==> flow/design.v <==
`timescale 1ns / 1ps
module debounce_one_shot(
    input CLK,
    input EN,
    input RST,
    input BTN,
    output logic DB_BTN
    );
    localparam logic [7:0] c_LOW_GOING_HIGH_CLOCKS = 8'h19;  
    localparam logic [7:0] c_HIGH_GOING_LOW_CLOCKS = 8'h33;  
    localparam logic [7:0] c_ONE_SHOT_CLOCKS       = 8'h01;  
    typedef enum { ST_init, ST_BTN_low, ST_BTN_low_to_high, ST_BTN_high, ST_BTN_high_to_low, ST_one_shot} STATES;
    STATES NS, PS;
    logic [7:0] s_db_count;
    logic s_count_rst, s_count_inc;
    always_ff @(posedge CLK) begin
        if (RST == 1'b1)
            s_db_count <= 8'h00;
        else if (EN == 1'b1) begin
            if (s_count_rst == 1'b1)
                s_db_count <= 8'h00;
            else if (s_count_inc == 1'b1)
                s_db_count <= s_db_count + 1;
        end
    end
    always_ff @(posedge CLK) begin
       if (RST == 1'b1)
           PS <= ST_init;
       else if (EN == 1'b1)
           PS <= NS; 
    end
    always_comb begin
        NS = ST_init;
        DB_BTN = 1'b0;
        s_count_rst = 1'b0;
        s_count_inc = 1'b0;
        case (PS)
            ST_init: begin           
                NS = ST_BTN_low;
                DB_BTN = 1'b0;
                s_count_rst = 1'b1;
            end
            ST_BTN_low: begin    
                if (BTN == 1'b1) begin        
                    NS = ST_BTN_low_to_high;  
                    s_count_inc = 1'b1;        
                end
                else begin
                    NS = ST_BTN_low;         
                    s_count_rst = 1'b1;
                end
            end
            ST_BTN_low_to_high: begin    
                if (BTN == 1'b1) begin   
                    if (s_db_count == c_LOW_GOING_HIGH_CLOCKS) begin 
                        NS = ST_BTN_high;
                        s_count_rst = 1'b1;
                    end
                    else begin           
                        NS = ST_BTN_low_to_high;
                        s_count_inc = 1'b1;
                    end
                end
                else begin               
                    NS = ST_BTN_low;
                    s_count_rst = 1'b1;
                end
            end
            ST_BTN_high: begin           
                if (BTN == 1'b1) begin 
                    NS = ST_BTN_high;
                    s_count_rst = 1'b1;
                end
                else begin               
                    NS = ST_BTN_high_to_low;
                    s_count_inc = 1'b1;
                end
            end
            ST_BTN_high_to_low: begin
                if (BTN == 1'b0) begin   
                    if (s_db_count == c_HIGH_GOING_LOW_CLOCKS) begin 
                        NS = ST_one_shot;
                        s_count_rst = 1'b1;
                    end
                    else begin           
                        NS = ST_BTN_high_to_low;
                        s_count_inc = 1'b1;
                    end
                end
                else begin               
                    NS = ST_BTN_high;
                    s_count_rst = 1'b1;
                end 
            end
            ST_one_shot: begin   
                if (s_db_count == c_ONE_SHOT_CLOCKS) begin  
                    NS = ST_init;
                    s_count_rst = 1'b1;
                    DB_BTN = 1'b0;
                end
                else begin               
                    NS = ST_one_shot;
                    s_count_inc = 1'b1;
                    DB_BTN = 1'b1;
                end
            end
            default: begin               
                NS = ST_init;
                s_count_rst = 1'b1;
                s_count_inc = 1'b0;
                DB_BTN = 1'b0;
            end
        endcase
    end
endmodule
`timescale 1ns / 1ps
module position_mover(   
    input RBTN,  
    input LBTN,  
    input clock,
    input en,
    input reset,
    input rst,
    output [2:0] columnPosition
    );
    logic [2:0] position;
    always_ff @(posedge clock) begin
        if (reset)
            position <= 3'b011;
        else if (!en)
            position <= position;
        else if (rst)
            position <= 3'b011;
        else begin
            if(RBTN && !LBTN && position < 6)        
                position <= position + 1;
            else if (LBTN && !RBTN && position > 0)  
                position <= position - 1;
        end
    end   
    assign columnPosition = position;  
endmodule
`timescale 1ns / 1ps
module game_state(
    input clock,
    input en,                                
    input reset,                             
    input rst,                               
    input select,                            
    input [2:0] columnPosition,
    output logic [7:0][7:0] green_grid,        
    output logic [7:0][7:0] blue_grid        
    );
    reg turn;     
    always_ff @ (posedge clock) begin 
        if (reset)
            turn <= 0;
        else if (!en)
            turn <= turn;
        else if (rst)                                 
            turn <= 0;
        else begin
            if (select)                          
                turn <= ~turn;
        end
    end
    reg [7:0] topRow;
    always_comb begin
        case (columnPosition)
            3'b000: topRow = 8'b01111111;                
            3'b001: topRow = 8'b10111111;                
            3'b010: topRow = 8'b11011111;
            3'b011: topRow = 8'b11101111;
            3'b100: topRow = 8'b11110111;
            3'b101: topRow = 8'b11111011;
            3'b110: topRow = 8'b11111101;
            default: topRow = 8'b11111111;
        endcase;
    end
    reg [6:0][2:0] columnCount;                  
    always_ff @ (posedge clock) begin
        if (reset) begin
            for(int i = 0; i < 7; i ++) begin 
                columnCount[i] <= 3'b000; 
            end
        end
        else if (!en) begin
        end
        else if (rst) begin                                 
            for(int i = 0; i < 7; i ++) begin 
                columnCount[i] <= 3'b000; 
            end
        end    
        else begin
            if(select && columnCount[columnPosition] < 5)   
                columnCount[columnPosition] <= columnCount[columnPosition] + 1;
        end
    end
    always_ff @ (posedge clock) begin
      if (reset) begin
        for(int i = 0; i < 8; i++) begin
            green_grid[i] <= 8'b11111111;
            blue_grid[i] <= 8'b11111111;
        end
      end
      else if (en) begin
        case (turn)
            (1'b0): begin 
                    green_grid[0] <= topRow;
                    blue_grid[0] <= 8'b11111111;
             end
            (1'b1): begin
                blue_grid[0] <= topRow;
                green_grid[0] <= 8'b11111111;
             end
        endcase
        if (rst) begin                           
            for(int i = 1; i < 8; i++) begin
                green_grid[i] <= 8'b11111111;
                blue_grid[i] <= 8'b11111111;
            end
        end 
        else begin
            if (select) begin                    
                case (turn)
                    (1'b0):  green_grid[7 - columnCount[columnPosition]][7 - columnPosition] <= 1'b0; 
                    (1'b1): blue_grid[7 - columnCount[columnPosition]][7 - columnPosition] <= 1'b0;
                endcase
            end
        end
      end
    end
endmodule
`timescale 1ns / 1ps
module matrix_driver(
    input clock,  
    input en,
    input reset,
    input [7:0][7:0] green_grid, blue_grid,        
    output logic [7:0] green_driver, blue_driver, row_driver    
    );
    logic [2:0] count;                           
    always_ff @ (posedge clock) begin
        if (reset)
            count <= 3'b000;
        else if (en)
            count <= count + 3'b001;
    end
    always @ (*)  begin                           
        case (count)                             
            3'b000: row_driver = 8'b00000001;        
            3'b001: row_driver = 8'b00000010;       
            3'b010: row_driver = 8'b00000100;
            3'b011: row_driver = 8'b00001000;
            3'b100: row_driver = 8'b00010000;
            3'b101: row_driver = 8'b00100000;
            3'b110: row_driver = 8'b01000000;
            3'b111: row_driver = 8'b10000000;
            default: row_driver = 8'b00000000;
        endcase
    end
    assign green_driver = green_grid[count];         
    assign blue_driver = blue_grid[count];
endmodule
`timescale 1ns / 1ps
module connect_four(
    input clock,
    input reset,                        
    input rbtn, lbtn, mbtn, bbtn,
    output logic [7:0] row, greenColumn, blueColumn  
    );
    logic inter_clock, db_mbtn, db_bbtn, db_lbtn, db_rbtn;
    logic [7:0][7:0] blue_gridTest, green_gridTest;
    logic [2:0] position;
    logic [7:0] topRow;
    clk_div MYCLOCK (
        .clk(clock),
        .reset(reset),
        .sclk(inter_clock)
    );   
    debounce_one_shot debouncer1 (
        .CLK(clock),
        .EN(inter_clock),
        .RST(reset),
        .BTN(mbtn),
        .DB_BTN(db_mbtn)
    );
    debounce_one_shot debouncer2 (
        .CLK(clock),
        .EN(inter_clock),
        .RST(reset),
        .BTN(bbtn),
        .DB_BTN(db_bbtn)
    );
    debounce_one_shot debouncer3 (   
        .CLK(clock),
        .EN(inter_clock),
        .RST(reset),
        .BTN(rbtn),
        .DB_BTN(db_rbtn)
    );
    debounce_one_shot debouncer4 (   
        .CLK(clock),
        .EN(inter_clock),
        .RST(reset),
        .BTN(lbtn),
        .DB_BTN(db_lbtn)
    );
    position_mover mover(
        .RBTN(db_rbtn),
        .LBTN(db_lbtn),
        .rst(db_bbtn),
        .clock(clock),
        .en(inter_clock),
        .reset(reset),
        .columnPosition(position)
    );
    game_state game(
        .clock(clock),
        .en(inter_clock),
        .reset(reset),
        .rst(db_bbtn),
        .select(db_mbtn),
        .columnPosition(position),
        .green_grid(green_gridTest),
        .blue_grid(blue_gridTest)
    );
    matrix_driver driver (
        .clock(clock),
        .en(inter_clock),
        .reset(reset),
        .blue_grid(blue_gridTest),
        .green_grid(green_gridTest),
        .green_driver(greenColumn),
        .blue_driver(blueColumn),
        .row_driver(row)
    );
endmodule
module clk_div (
    input clk,
    input reset,
    output sclk
    );
  localparam integer MAX_COUNT = 60; 
  integer div_cnt;
  reg tmp_clk; 
   always @ (posedge clk)              
   begin
         if (reset)
         begin
            tmp_clk <= 0;
            div_cnt <= 0;
         end else if (div_cnt == MAX_COUNT) 
         begin
            tmp_clk <= ~tmp_clk; 
            div_cnt <= 0;
         end else
            div_cnt <= div_cnt + 1;  
   end 
   assign sclk = (div_cnt == MAX_COUNT) && !tmp_clk; 
endmodule
From RTL to reports: connect_four
The steps from the RTL of connect_four to its reports follow in flow order.
Lines are those of the file above, counted from 1.
Cell names lack the library's common part.
The mark n/a stands for no value.
- top: connect_four
- clock: clock
- cell library: sky130hd
- corner: tt_025C_1v80

Word level
Yosys after proc, flatten, opt, wreduce and memory -nomap, before mapping. Print and check cells are not counted.
Yosys's memory passes give these memory sizes; they may raise the number of words (mostly to a power of two), join words into wider ones and drop unused or constant bits.
- bitwise operators: 10
- noted shift-type cells: 7
- eq/ne operators: 41
- $add $sub $neg at 14
- reductions and logical operators at 31
- muxes and demuxes at 142
- noted $lt $le $gt $ge: 3
- multipliers: 1
- operators by type and width (operator ; number):
    32-bit parallel mux with 6-bit select ; 4
    32-bit by 2-bit equality test with 1-bit output (second input constant) ; 8
    32-bit by 3-bit equality test with 1-bit output (second input constant) ; 8
    64-bit parallel mux with 2-bit select ; 2
    32-bit 2-to-1 mux ; 8
    8-bit 2-to-1 mux ; 28
    1-bit by 33-bit variable shift with 64-bit output (first input constant) ; 2
    32-bit by 1-bit equality test with 1-bit output (second input constant) ; 4
    32-bit zero test ; 4
    64-bit AND ; 2
    64-bit bitwise OR ; 2
    64-bit by 7-bit indexed select with 8-bit output ; 2
    64-bit 2-to-1 mux ; 2
    32-bit negation with 33-bit output ; 2
    64-bit inverter ; 1
    1-bit 2-to-1 mux ; 62
    3-bit 2-to-1 mux ; 20
    8-bit parallel mux with 7-bit select ; 1
    1-bit parallel mux with 5-bit select ; 8
    3-bit by 33-bit variable shift with 21-bit output ; 1
    3-bit by 33-bit variable shift with 21-bit output (first input constant) ; 1
    21-bit by 32-bit indexed select with 3-bit output ; 1
    32-bit by 2-bit adder with 32-bit output (second input constant) ; 1
    32-bit adder ; 1
    32-bit by 7-bit equality test with 1-bit output (second input constant) ; 1
    8-bit by 1-bit adder with 8-bit output (second input constant) ; 4
    8-bit by 1-bit equality test with 1-bit output (second input constant) ; 4
    8-bit by 5-bit equality test with 1-bit output (second input constant) ; 4
Not listed: further kinds 26, cells in them 61.
- bits of input ports: 6
- noted memory bits (read-only): 64
- memories kept at 1
- word-level cells: 286
- noted clocked read ports x word width: 8
- flip-flop bits (word level): 349
- output and inout bits: 24
- memories (memory ; words ; bits a word ; rd ports ; wr ports ; RTL line ; text):
    (no name shown) ; 8 ; 8 ; 1 ; 0 ; 250 ; case (count)

Depth
Depth = most cells in a row (Yosys ltp): at word level without a register or memory, in the mapped netlist without a sequential cell, where the memories' decode and read muxes count.
- noted word-level depth: 12
- ABC_AREA at 0
- noted depth in mapped cells: 18
- noted mapped depth without buffers: 14

Mapped cells and area
Yosys stat after the flow's synthesis: flattened, memories mapped to cells. It holds for the ABC_AREA given above (unset counts as 0); a run with the other value may have another netlist.
- cell types (type ; number ; total area (sq um)):
    dfxtp_1 ; 253 ; 5.06E+03
    mux4_2 ; 34 ; 765.734
    a21oi_1 ; 144 ; 720.691
    nor2_1 ; 182 ; 683.155
    nand2_1 ; 106 ; 397.882
    nand3_1 ; 54 ; 270.259
    ha_1 ; 21 ; 262.752
    xor2_1 ; 28 ; 245.235
    mux2_2 ; 17 ; 191.434
    mux2i_1 ; 19 ; 190.182
    clkbuf_1 ; 47 ; 176.419
    o21ai_0 ; 35 ; 175.168
    nor3_1 ; 33 ; 165.158
    and3_1 ; 24 ; 150.144
    or3_1 ; 24 ; 150.144
    o22a_1 ; 17 ; 148.893
    buf_2 ; 29 ; 145.139
    a31o_2 ; 14 ; 122.618
Not listed: further types 62, cells in them 291.
- mapped cells at 1372
- cell area after synthesis: 12240.5 sq um
- flip-flops: 253
- noted buffer cells: 87
- area of sequential cells: 5064.9 sq um
By module: a second synthesis without flattening, with its own total; a netlist apart from the flattened one above.
- cells (unflattened synthesis): 1491
- noted area (unflattened synthesis): 13211.4 sq um
Rows give one instance, submodules left out.
- modules (module ; cells ; times used ; seq. area (sq um) ; area (sq um)):
    game_state ; 747 ; 1 ; 3002.9 ; 6312.3
    debounce_one_shot ; 110 ; 4 ; 280.3 ; 895.9
    clk_div ; 195 ; 1 ; 660.6 ; 1699.1
    matrix_driver ; 86 ; 1 ; 220.2 ; 1405.1
    position_mover ; 23 ; 1 ; 60.1 ; 211.5
    connect_four ; 0 ; 1 ; 0.0 ; 0.0

Timing after synthesis
Path of least setup slack by OpenSTA after synthesis, without wires, with an ideal clock, recovery checks aside; 20% of the period is set as input and as output delay. Where synthesis merged equal registers, the netlist keeps one of their names.
- path type: reg2out
- start: register driver.count[1]
- end: output port blueColumn[0]
- data required time at 8.000 ns
- noted clock period: 10.0 ns
- external output delay: 2.000 ns
- noted path slack: 5.749 ns
- arrival time at 2.251 ns
- buffers on the path at 3
- noted delay of the path: 2.251 ns
- noted stages on the path: 6
- noted launch time at the first pin: 0.000 ns
- period reached after synthesis at 4.251 ns
"delay of the path" is the arrival time less input delay plus setup time.
A path that ends at an output port has no setup time.
"stages on the path": output pins that drive a net of the path, with the launching flip-flop's if there is one; two outputs of one cell count as two.
"period reached after synthesis" = period - worst setup slack (recovery checks aside). The figure is calculated, with input and output delays left at 20% of the set period.
The rows between start and end are the longest chain of elaborated cells between them; the timing report does not say that the signal goes this way. Where chains are equally long, one stands for them.
Each line given opens the expression or statement behind the cell; cells for indexed reads and writes are added by Yosys, which also makes memories of some case tables.
- cell sequence: dfxtp_1 -> clkbuf_1 -> clkbuf_1 -> clkbuf_1 -> mux4_2 -> mux2_2
- noted cells in the longest elaborated chain: 1
- elaborated cells on any way between the ends at 1
- source lines of those cells: 1
- classes of those cells: shift (1)
- RTL lines, path after synthesis (element ; RTL line ; text):
    from (decl) ; 242 ; logic [2:0] count;
    from (assign) ; 245 ; count <= 3'b000;
    from (assign) ; 247 ; count <= count + 3'b001;
    64-bit by 7-bit indexed select with 8-bit output ; 263 ; assign blue_driver = blue_grid[count];
    to (decl) ; 270 ; output logic [7:0] row, greenColumn, blueColumn

Path in the finished layout
Path of least setup slack in the final report of flow run A (OpenROAD, finished layout, wires in). Where an end is a register, its clock arrival counts in the times.
- path type: reg2out
- start: register driver.count[0]
- end: output port greenColumn[0]
- buffers on the path at 4
- noted stages on the path: 7
- noted path slack: 1.06 ns
- external output delay: 1.11 ns
- noted clock period: 5.55 ns
- data required time at 4.44 ns
- arrival time at 3.38 ns
- noted launch time at the first pin: 0.56 ns
The rows between start and end are the longest chain of elaborated cells between them; the timing report does not say that the signal goes this way. Where chains are equally long, one stands for them.
- cell sequence: dfxtp_1 -> clkbuf_1 -> clkbuf_2 -> clkbuf_2 -> mux4_2 -> mux2_2 -> clkdlybuf4s50_1
- noted cells in the longest elaborated chain: 1
- elaborated cells on any way between the ends at 1
- source lines of those cells: 1
- classes of those cells: shift (1)
- RTL lines, path after layout (element ; RTL line ; text):
    from (decl) ; 242 ; logic [2:0] count;
    from (assign) ; 245 ; count <= 3'b000;
    from (assign) ; 247 ; count <= count + 3'b001;
    64-bit by 7-bit indexed select with 8-bit output ; 262 ; assign green_driver = green_grid[count];
    to (decl) ; 270 ; output logic [7:0] row, greenColumn, blueColumn

Ticket comment

3 stored runs of connect_four in the flow (synthesis by Yosys, layout by OpenROAD, sky130hd cells), in arbitrary order. Constraints: input delay and output delay 20% of the set period each, output load 0.01 pF.
By "clock period reached" is meant the clock period of the run minus its worst setup slack. This is arithmetic on one report: input and output delays are still those of the set period (20% each).
"worst setup path time" is the time allowed to the run's worst setup path (the clock period less input and output delay, where it has them) less its slack. Clock arrival times count: a late capture clock shortens it, a late launch clock lengthens it.
By "power consumption" is meant OpenSTA's value without simulated activity: inputs other than the clock are taken to toggle once in ten clock periods, and the tool carries that through the logic.

Flow run A

==> flow/run.sh <==
#!/bin/bash
# the make line also repeats the synthesis and layout settings of config.mk as NAME=value (left out here)
make -C /OpenROAD-flow-scripts/flow DESIGN_CONFIG=/design/flow/config.mk WORK_HOME=/design/flow/orfs CLKGATE_MAP_FILE= finish
==> flow/config.mk <==
export PLATFORM = sky130hd
export DESIGN_NAME = connect_four
export DESIGN_NICKNAME = connect_four
export VERILOG_FILES = /design/flow/design.v
export SDC_FILE = /design/flow/constraint.sdc
export NUM_CORES = 4
export LEC_CHECK = 0
export CAP_MARGIN = 35
export CELL_PAD_IN_SITES_GLOBAL_PLACEMENT = 0
export CORE_MARGIN = 9
export CORE_UTILIZATION = 56
export CTS_CLUSTER_SIZE = 85
export GPL_TIMING_DRIVEN = 0
export PLACE_DENSITY = 0.89
export SETUP_SLACK_MARGIN = 1.03
export SLEW_MARGIN = 25
export TNS_END_PERCENT = 25
==> flow/constraint.sdc <==
create_clock -name core_clock -period 5.55 [get_ports {clock}]
set_input_delay 1.1100 -clock core_clock [delete_from_list [all_inputs] [get_ports {clock}]]
set_output_delay 1.1100 -clock core_clock [all_outputs]
set_load 0.01 [all_outputs]

Measured in flow run A:
- noted the clock period reached: 4.491 ns
- noted the area of the standard cells in the finished layout: 13802.0 sq um
- setup slack of the critical path at 1.059 ns
- noted the cell area after synthesis: 12240.5 sq um
- worst hold slack in the final report: 0.472 ns
- utilization after layout at 0.65
- noted the post-route setup TNS: 0.000 ns
- noted the power consumption: 3.669 mW
- area inside the die boundary: 27504.6 sq um
- noted the worst setup path time: 3.38 ns
- worst setup path kind: reg2out

Flow run B

==> flow/run.sh <==
#!/bin/bash
# the make line also repeats the synthesis and layout settings of config.mk as NAME=value (left out here)
make -C /OpenROAD-flow-scripts/flow DESIGN_CONFIG=/design/flow/config.mk WORK_HOME=/design/flow/orfs CLKGATE_MAP_FILE= finish
==> flow/config.mk <==
export PLATFORM = sky130hd
export DESIGN_NAME = connect_four
export DESIGN_NICKNAME = connect_four
export VERILOG_FILES = /design/flow/design.v
export SDC_FILE = /design/flow/constraint.sdc
export NUM_CORES = 4
export LEC_CHECK = 0
export ABC_AREA = 0
export CAP_MARGIN = 25
export CELL_PAD_IN_SITES_DETAIL_PLACEMENT = 0
export CELL_PAD_IN_SITES_GLOBAL_PLACEMENT = 2
export CORE_ASPECT_RATIO = 0.55
export CORE_MARGIN = 6
export CORE_UTILIZATION = 44
export CTS_CLUSTER_DIAMETER = 219
export GPL_TIMING_DRIVEN = 0
export HOLD_SLACK_MARGIN = -0.01
export MAX_ROUTING_LAYER = met4
export MIN_ROUTING_LAYER = met2
export PLACE_DENSITY_LB_ADDON = 0.3
export SETUP_SLACK_MARGIN = 0.41
export SLEW_MARGIN = 20
export TNS_END_PERCENT = 55
==> flow/constraint.sdc <==
create_clock -name core_clock -period 7.81 [get_ports {clock}]
set_input_delay 1.5620 -clock core_clock [delete_from_list [all_inputs] [get_ports {clock}]]
set_output_delay 1.5620 -clock core_clock [all_outputs]
set_load 0.01 [all_outputs]

Measured in flow run B:
- noted the power consumption: 2.571 mW
- noted the post-route setup TNS: 0.000 ns
- noted the area of the standard cells in the finished layout: 13813.2 sq um
- noted the cell area after synthesis: 12240.5 sq um
- utilization after layout at 0.515
- noted the clock period reached: 5.959 ns
- setup slack of the critical path at 1.851 ns
- area inside the die boundary: 32146.1 sq um
- noted the worst setup path time: 4.40 ns
- worst setup path kind: reg2out
- worst hold slack in the final report: 0.464 ns

Flow run C

==> flow/run.sh <==
#!/bin/bash
# the make line also repeats the synthesis and layout settings of config.mk as NAME=value (left out here)
make -C /OpenROAD-flow-scripts/flow DESIGN_CONFIG=/design/flow/config.mk WORK_HOME=/design/flow/orfs CLKGATE_MAP_FILE= finish
==> flow/config.mk <==
export PLATFORM = sky130hd
export DESIGN_NAME = connect_four
export DESIGN_NICKNAME = connect_four
export VERILOG_FILES = /design/flow/design.v
export SDC_FILE = /design/flow/constraint.sdc
export NUM_CORES = 4
export LEC_CHECK = 0
export ABC_AREA = 1
export CAP_MARGIN = 20
export CELL_PAD_IN_SITES_DETAIL_PLACEMENT = 1
export CELL_PAD_IN_SITES_GLOBAL_PLACEMENT = 2
export CORE_ASPECT_RATIO = 0.55
export CORE_MARGIN = 6
export CORE_UTILIZATION = 44
export CTS_CLUSTER_DIAMETER = 219
export GPL_TIMING_DRIVEN = 1
export MAX_ROUTING_LAYER = met4
export MIN_ROUTING_LAYER = met2
export PLACE_DENSITY_LB_ADDON = 0.3
export SETUP_SLACK_MARGIN = -0.5
export SLEW_MARGIN = 20
export TNS_END_PERCENT = 55
==> flow/constraint.sdc <==
create_clock -name core_clock -period 7.81 [get_ports {clock}]
set_input_delay 1.5620 -clock core_clock [delete_from_list [all_inputs] [get_ports {clock}]]
set_output_delay 1.5620 -clock core_clock [all_outputs]
set_load 0.01 [all_outputs]

Measured in flow run C:
- noted the clock period reached: 5.051 ns
- area inside the die boundary: 35000.4 sq um
- utilization after layout at 0.501
- worst hold slack in the final report: 0.442 ns
- noted the post-route setup TNS: 0.000 ns
- noted the power consumption: 2.692 mW
- noted the cell area after synthesis: 13410.4 sq um
- noted the area of the standard cells in the finished layout: 14706.6 sq um
- noted the worst setup path time: 3.49 ns
- worst setup path kind: reg2out
- setup slack of the critical path at 2.759 ns
